==> flow/design.v <==
`timescale 1ns / 1ns
`timescale 1ns / 1ns
module alu #(
    parameter DATA_WIDTH = 16
) (
    input [DATA_WIDTH-1:0] data_in1,
    data_in2,
    input [1:0] op,
    output reg [DATA_WIDTH-1:0] data_out,
    output [2:0] flag
);
  reg carry;
  wire zero, neg;
  wire [16:0] data_in1_add, data_in2_add;
  assign data_in1_add = data_in1;
  assign data_in2_add = data_in2;
  always @(*) begin
    case (op)
      2'b00: {carry, data_out} = {1'b0, ~(data_in1 | data_in2)};
      2'b01: {carry, data_out} = data_in1_add + data_in2_add;
      2'b10: {carry, data_out} = {1'b0, data_in1};
      2'b11: {carry, data_out} = {1'b0, (data_in2 >> 1)};
    endcase
  end
  assign zero = ~(|data_out);
  assign neg  = data_out[DATA_WIDTH-1];
  assign flag = {zero, neg, carry};
endmodule
`timescale 1ns / 1ns
module register #(
    parameter N = 16
) (
    input clk,
    rst,
    en,
    input [N-1:0] data_in,
    output reg [N-1:0] data_out
);
  always @(posedge clk, negedge rst) begin
    if (!rst) begin
      data_out <= 0;
    end else begin
      if (en) begin
        data_out <= data_in;
      end
    end
  end
endmodule
`timescale 1ns / 1ns
module registerfile #(
    parameter N = 16,
    M = 5
) (
    input clk,
    en,
    input [N-1:0] wr_data,
    input [M-1:0] addr,
    output [N-1:0] rd_data
);
  reg [N-1:0] mem[(2**M)-1:0];
  assign rd_data = (addr == 29) ? 0 : ( (addr == 30) ? 16'h1 : ( (addr == 31) ? 16'hffff : mem[addr]));
  always @(posedge clk) begin
    if (en) begin
      mem[addr] <= wr_data;
    end
  end
endmodule
`timescale 1ns / 1ns
 `timescale 1ns / 1ns
module state (
    input            clk,
    rst,
    input      [2:0] op,
    output reg [3:0] state,
    input      [2:0] flag
);
  reg [3:0] nextstate;
  reg       br;
  always @(*) begin
    case (state)
      4'b0000: begin
        if (op == 3'b000) begin
          nextstate = 4'b0001;
        end else if (op == 3'b001) begin
          nextstate = 4'b0010;
        end else if (op == 3'b010) begin
          nextstate = 4'b0011;
        end else if (op == 3'b011) begin
          nextstate = 4'b1010;
        end else if (op == 3'b100) begin
          nextstate = 4'b0100;
        end else if (op == 3'b101) begin
          nextstate = 4'b0101;
        end else if (op == 3'b110) begin
          nextstate = 4'b1000;
        end else nextstate = 4'b0111;
      end
      4'b0001: begin
        nextstate = 4'b1010;
      end
      4'b0010: nextstate = 4'b1010;
      4'b0011: nextstate = 4'b1010;
      4'b0100: nextstate = 4'b1010;
      4'b0101: nextstate = 4'b0110;
      4'b0110: nextstate = 4'b1010;
      4'b0111: nextstate = 4'b1010;
      4'b1000:
      if (br) nextstate = 4'b1001;
      else nextstate = 4'b1010;
      4'b1001: nextstate = 4'b0000;
      4'b1010: nextstate = 4'b0000;
      default: nextstate = 4'b0000;
    endcase   
  end
  always @(posedge clk, negedge rst) begin
    if (!rst) begin
      state <= 4'b0000;
    end else begin
      state <= nextstate;
    end
  end
  always @(*) begin
    case (op)
      3'h0: br = 0;
      3'h1: br = flag[0];
      3'h2: br = flag[1];
      3'h3: br = flag[1] | flag[0];
      3'h4: br = flag[2];
      3'h5: br = flag[2] | flag[0];
      3'h6: br = flag[2] | flag[1];
      3'h7: br = 1;
      default: br = 0;
    endcase   
  end   
endmodule   
`timescale 1ns / 1ns
 `timescale 1ns / 1ns
module decode (
    input [2:0] op,
    input [3:0] state,
    output reg [13:0] dec
);
  always @(*) begin
    case (state)
      4'b0000: begin
        if (op == 3'b110) begin
          dec = 14'b1_1_x_x_xx_xx_1_0_0_1_0_0;
        end else if (op == 3'b101) begin
          dec = 14'b1_1_x_x_xx_xx_1_0_0_0_0_0;
        end else if (op == 3'b011) begin
          dec = 14'bx_1_0_x_1x_xx_0_0_1_0_0_0;
        end else begin
          dec = 14'bx_1_x_x_xx_xx_0_0_0_1_0_0;
        end
      end
      4'b0001: dec = 14'bx_1_x_1_xx_00_0_1_0_0_1_0;
      4'b0010: dec = 14'bx_1_x_1_xx_01_0_1_0_0_1_0;
      4'b0011: dec = 14'bx_0_x_0_1x_xx_0_1_0_0_0_0;
      4'b0100: dec = 14'bx_0_x_x_xx_xx_0_0_0_0_0_1;
      4'b0101: dec = 14'b1_1_x_0_00_xx_1_1_0_0_0_0;
      4'b0110: dec = 14'b1_1_x_0_01_xx_0_1_0_0_0_0;
      4'b1000: dec = 14'bx_1_1_x_xx_xx_0_0_1_0_0_0;
      4'b1001: dec = 14'b0_1_x_x_xx_xx_1_0_0_0_0_0;
      4'b0111: dec = 14'bx_1_x_1_xx_11_0_1_0_0_1_0;
      4'b1011: dec = 14'bx_1_0_x_xx_xx_0_0_0_0_0_1;
      4'b1010: dec = 14'b1_1_x_x_xx_xx_1_0_0_0_0_0;
      default: dec = 14'b0;
    endcase
  end
endmodule
`timescale 1ns / 1ns
module Temple #(
    parameter ADDR_WIDTH = 16,
    parameter DATA_WIDTH = 16
) (
    input                   clk,
    rst,
    output [ADDR_WIDTH-1:0] addr,
    input  [          15:0] rd_data,
    output [          15:0] wr_data,
    output                  en
);
  wire [15:0] pc_sel_data, acc_sel_data, reg_sel_data, imm_sel_data;
  wire [15:0] pc_out, add_out, acc_out;
  wire [15:0] regfile_out, rf_out, alu_out;
  wire [2:0] flag_out, alu_flag;
  wire pc_sel, acc_sel, reg_sel, addr_sel;
  wire pc_en, acc_en, regfile_en, flag_en, rf_en;
  wire [1:0] imm_sel, alu_op;
  wire [ 2:0] op;
  wire [ 3:0] state;
  wire [13:0] dec;
  wire [ 4:0] regfile_addr;
  wire [ 7:0] half_imm_data;
  assign {pc_sel,addr_sel,reg_sel,acc_sel,imm_sel[1:0],alu_op[1:0],pc_en,acc_en,regfile_en,rf_en,flag_en,en} = dec;
  state statemachine (
      .clk(clk),
      .rst(rst),
      .op(op),
      .state(state),
      .flag(flag_out)
  );
  decode decode (
      .op(op),
      .state(state),
      .dec(dec)
  );
  register PC (
      .clk(clk),
      .rst(rst),
      .en(pc_en),
      .data_in(pc_sel_data),
      .data_out(pc_out)
  );
  register Acc (
      .clk(clk),
      .rst(rst),
      .en(acc_en),
      .data_in(acc_sel_data),
      .data_out(acc_out)
  );
  register #(
      .N(3)
  ) flag (
      .clk(clk),
      .rst(rst),
      .en(flag_en),
      .data_in(alu_flag),
      .data_out(flag_out)
  );
  register regi (
      .clk(clk),
      .rst(rst),
      .en(rf_en),
      .data_in(regfile_out),
      .data_out(rf_out)
  );
  alu alu (
      .data_in1(rf_out),
      .data_in2(acc_out),
      .op(alu_op),
      .data_out(alu_out),
      .flag(alu_flag)
  );
  registerfile regfile (
      .clk(clk),
      .en(regfile_en),
      .wr_data(reg_sel_data),
      .rd_data(regfile_out),
      .addr(regfile_addr)
  );
  assign pc_sel_data = (pc_sel) ? add_out : rf_out;
  assign add_out = pc_out + 16'h1;
  assign acc_sel_data = (acc_sel) ? alu_out : imm_sel_data;
  assign reg_sel_data = (reg_sel) ? add_out : acc_out;
  assign addr = addr_sel ? {pc_out[15:1], 1'b0} : {rf_out[15:1], 1'b0};
  assign wr_data = acc_out;
  assign op = (pc_out[0]) ? rd_data[15:13] : rd_data[7:5];
  assign regfile_addr = (pc_out[0]) ? rd_data[12:8] : rd_data[4:0];
  assign half_imm_data = (pc_out[0]) ? rd_data[15:8] : rd_data[7:0];
  assign imm_sel_data = (imm_sel[1]) ? rd_data[15:0] : ( (imm_sel[0]) ? {half_imm_data, acc_out[7:0]} : {acc_out[15:8], half_imm_data});
endmodule   
# Step by step through the tools: Temple
# What the tools print for Temple, step after step.
# Lines are those of the file above, counted from 1.
# Operators carry their Yosys type and port widths (W data, S select, Z words).
# Cell names lack the library's common part.
# The mark - stands for no value.
[setup]
design = "Temple"
clock_port = "clk"
cell_library = "sky130hd"
corner = "tt_025C_1v80"

# After elaboration
# Yosys after proc, flatten, opt, wreduce and memory -nomap, before mapping. Memory bits, and registers merged into a memory's read port (data or address), are not among the register bits. Print and check cells are not counted. Equal cells are merged and count once.
# Memory sizes are those after Yosys's memory passes, which may raise the word count (mostly to a power of two), join words into wider ones and drop unused or constant bits.
[classes]
addsub = 2
mul = 0
n_div = 0
compare = 0
equal = 25
shifts = 0
mux = 30
logic = 6
reduce_and_logical = 8
[op_table]
columns = ["op", "n"]
rows = [
  ["$pmux W14 S12", 1],
  ["$mux W16", 10],
  ["$pmux W17 S4", 1],
  ["$mux W14", 2],
  ["$mux W4", 7],
  ["$add A16 B16 Y17", 1],
  ["$add A16 B1 Y16 const B", 1],
  ["$or A16 B16 Y16", 1],
  ["$not A16 Y16", 1],
  ["$reduce_or A16 Y1", 1],
  ["$eq A4 B3 Y1 const B", 4],
  ["$eq A4 B4 Y1 const B", 4],
  ["$pmux W4 S4", 1],
  ["$eq A5 B5 Y1 const B", 3],
  ["$eq A3 B3 Y1 const B", 4],
  ["$mux W12", 1],
  ["$mux W5", 2],
  ["$eq A4 B2 Y1 const B", 2],
  ["$pmux W1 S8", 1],
  ["$mux W8", 1],
  ["$eq A3 B2 Y1 const B", 2],
  ["$reduce_or A6 Y1", 1],
  ["$eq A2 B2 Y1 const B", 2],
  ["$reduce_and A2 Y1", 2],
  ["$eq A4 B1 Y1 const B", 1],
  ["$logic_not A4 Y1", 1],
  ["$or A1 B1 Y1", 3],
  ["$eq A3 B1 Y1 const B", 1],
]
# Other operator kinds: 9; their cells: 9.
[bits]
ff_bits = 55
latchBits = 0
ramBits = 512
rom_bits = 0
clocked_rd_ports_x_width = 0
n_memories = 1
out_inout_bits = 33
word_cells = 78
[mem_list]
columns = ["memory", "words", "width", "rd", "write_ports", "line_no", "text"]
rows = [
  ["regfile.mem", 32, 16, 1, 1, 60, "reg [N-1:0] mem[(2**M)-1:0];"],
]

# Logic depth
# Yosys ltp: most cells in a row. Word level: on the elaborated netlist, between registers, memories and ports. Mapped: between sequential cells and ports; inverters and the memories' decode and read muxes count.
[logic_depth]
ltp_word = 10
abc_area = 0
depth_mapped = 11
depth_no_buf = 11

# Synthesis result
# Source: synth_stat.txt of the flow (Yosys; design flattened, memories mapped). It holds for the ABC_AREA given above (unset counts as 0); a run with the other value may have another netlist.
# Totals and module areas in this step are rounded.
[synth_totals]
stdcells = 1505
yosys_area_um2 = 24050
seq_area_um2 = 16510
ff_cells = 560
[types]
columns = ["cell", "n", "type_area_um2"]
rows = [
  ["edfxtp_1", 498, 1.5E+04],
  ["mux4_2", 115, 2.59E+03],
  ["dfrtp_1", 61, 1.53E+03],
  ["a22oi_1", 55, 412.896],
  ["ha_1", 33, 412.896],
  ["a21oi_1", 81, 405.389],
  ["nand2_1", 108, 405.389],
  ["nor2_1", 95, 356.592],
  ["o21ai_0", 46, 230.221],
  ["o21ai_1", 32, 160.154],
  ["buf_2", 31, 155.149],
  ["nand3_1", 30, 150.144],
  ["and4_1", 17, 148.893],
  ["inv_1", 38, 142.637],
  ["mux2i_1", 14, 140.134],
  ["clkbuf_1", 31, 116.362],
  ["xnor2_1", 12, 105.101],
  ["buf_6", 9, 101.347],
]
# Other cell types: 53; their cells: 199.
# By module: a second synthesis without flattening, with its own total; a netlist apart from the flattened one above.
[hier_totals]
hier_cells = 1658
hier_area_um2 = 25410
# Rows give one instance, submodules left out.
[by_module]
columns = ["module", "instances", "n_cells", "area_um2", "seq_area_um2"]
rows = [
  ["registerfile", 1, 1039, 19840, 15130],
  ["register", 3, 34, 649.4, 400.4],
  ["alu", 1, 204, 1558, 0.0],
  ["Temple", 1, 242, 1449, 0.0],
  ["decode", 1, 39, 262.8, 0.0],
  ["state", 1, 26, 244.0, 100.1],
  ["register (N=3)", 1, 6, 108.9, 75.1],
]

# Timing after synthesis
# OpenSTA on the mapped netlist: ideal clock, no wires. The path of least setup slack (recovery checks aside). Input and output delay are each 20% of the period. Register names are those of the netlist, which keeps one name where synthesis merged equal registers.
[synth_path]
path_type = "input -> register"
start = "input rd_data[0]"
end = "memory regfile.mem[11][0]"
tclk_ps = 7000
setup_time_ps = 388
t_arrival_ps = 3154
required_ps = 6612
path_slack_ps = 3458
path_delay_ps = 2142
path_stages = 6
period_less_setup_slack_ps = 3542
# "path_delay_ps" is the arrival time less input delay plus setup time.
# "path_stages" counts driving pins, that of a launching flip-flop among them; a cell with two outputs on the path counts twice.
# "period_less_setup_slack_ps" = period - worst setup slack (recovery checks aside). The figure is calculated, with input and output delays left at 20% of the set period.
# Between the ends stands the longest chain of elaborated cells between them, by number of cells; it is not shown to be the way that was timed. Of several equally long chains one is given.
# Each line given opens the expression or statement behind the cell; cells for indexed reads and writes are added by Yosys, which also makes memories of some case tables.
[synth_between]
path_cell_list = "mux2_4 -> buf_6 -> buf_2 -> buf_2 -> o211ai_1 -> nor2_1"
elab_chain_cells = 2
cone_cells = 2
lines_between = 2
cone_classes = "mux (2)"
[synth_rtl]
columns = ["item", "line_no", "text"]
rows = [
  ["from (decl)", 179, "input  [          15:0] rd_data,"],
  ["$mux W5", 259, "assign regfile_addr = (pc_out[0]) ? rd_data[12:8] : rd_data[4:0];"],
  ["$mux W5", 63, "if (en) begin"],
  ["to (decl)", 60, "reg [N-1:0] mem[(2**M)-1:0];"],
]

# Timing after layout
# From the final timing report of job 1: the path of least setup slack in the routed layout; clock arrival at registers is part of the times.
# The report prints the path's times to 10 ps; the period is as set.
[layout_path]
path_type = "register -> output"
start = "register statemachine.state"
end = "output addr[15]"
tclk_ps = 3120
t_arrival_ps = 2430
required_ps = 2500
path_slack_ps = 70
path_stages = 8
# Where an end lacks its bit number, it is one bit of the signal, or one of the new flip-flops if synthesis recoded a state register.
# Between the ends stands the longest chain of elaborated cells between them, by number of cells; it is not shown to be the way that was timed. Of several equally long chains one is given.
[layout_between]
path_cell_list = "dfrtp_1 -> or3_4 -> nor2_2 -> nand3_2 -> buf_12 -> nand2_1 -> o21ai_1 -> dlygate4sd2_1"
elab_chain_cells = 3
cone_cells = 14
cone_classes = "eq/ne (11); mux (2); reduce/logical (1)"
[layout_rtl]
columns = ["item", "line_no", "text"]
rows = [
  ["from (decl)", 74, "output reg [3:0] state,"],
  ["from (assign)", 117, "state <= 4'b0000;"],
  ["from (assign)", 119, "state <= nextstate;"],
  ["$eq A4 B4 Y1", 144, "case (state)"],
  ["$pmux W14 S12", 144, ""],
  ["$mux W16", 256, "assign addr = addr_sel ? {pc_out[15:1], 1'b0} : {rf_out[15:1], 1'b0};"],
  ["to (decl)", 178, "output [ADDR_WIDTH-1:0] addr,"],
]

# Below are 3 stored runs of the flow (Yosys, OpenROAD; platform sky130hd) on Temple, each with its settings and what was measured, unordered. Constraints: input delay and output delay 20% of the set period each, output load 0.01 pF.
# "period_reached_ps": clock period set for the run, less the worst setup slack. It is reckoned from that one timing run; input and output delays stay at 20% of the period that was set.
# "timing.worst_path_ps" means the part of the period allowed to the worst setup path (the constraints hold back 20% at inputs and 20% at outputs) less its slack; where the path has registers, the arrival times of their clocks count too.
# "fin_power_w" rests on the timing tool's default activity at the inputs, not on a simulated workload.
# "timing.worst_path_ps" is known to 10 ps.
# Values from the reports are rounded here.

[[run]]
name = "job 1"
[run.settings]
ABC_AREA = 0
CAP_MARGIN = 5
CELL_PAD_IN_SITES_GLOBAL_PLACEMENT = 3
CORE_ASPECT_RATIO = 0.81
CORE_MARGIN = 4
CORE_UTILIZATION = 36
GPL_ROUTABILITY_DRIVEN = 0
MIN_ROUTING_LAYER = "met2"
PLACE_DENSITY_LB_ADDON = 0.01
SLEW_MARGIN = 35
TNS_END_PERCENT = 20
period_ns = 3.12
[run.results]
design.die.area_um2 = 71030
period_reached_ps = 3052
fin_power_w = 0.02815
ws_setup_ps = 68
timing.worst_path_ps = 2430
path_kind = "register -> output"
tns_ps = 0
stdcell_area_um2 = 29850
post_synth_area_um2 = 24050
layout_utilization_pct = 45.5

[[run]]
name = "job 2"
[run.settings]
CORE_UTILIZATION = 40
PLACE_DENSITY = 0.6
period_ns = 3.17
CAP_MARGIN = 20
CORE_MARGIN = 2
SLEW_MARGIN = 20
[run.results]
fin_power_w = 0.0253
tns_ps = 0
post_synth_area_um2 = 24050
design.die.area_um2 = 62100
period_reached_ps = 3031
stdcell_area_um2 = 28940
layout_utilization_pct = 48.9
timing.worst_path_ps = 2400
path_kind = "register -> output"
ws_setup_ps = 139

[[run]]
name = "job 3"
[run.settings]
CTS_CLUSTER_SIZE = 80
PLACE_DENSITY_LB_ADDON = 0.19
period_ns = 7.0
CAP_MARGIN = 20
CORE_MARGIN = 2
CORE_UTILIZATION = 40
SLEW_MARGIN = 20
[run.results]
fin_power_w = 0.01117
ws_setup_ps = 2057
tns_ps = 0
layout_utilization_pct = 46.6
timing.worst_path_ps = 3540
path_kind = "register -> output"
post_synth_area_um2 = 24050
stdcell_area_um2 = 27580
design.die.area_um2 = 62100
period_reached_ps = 4943
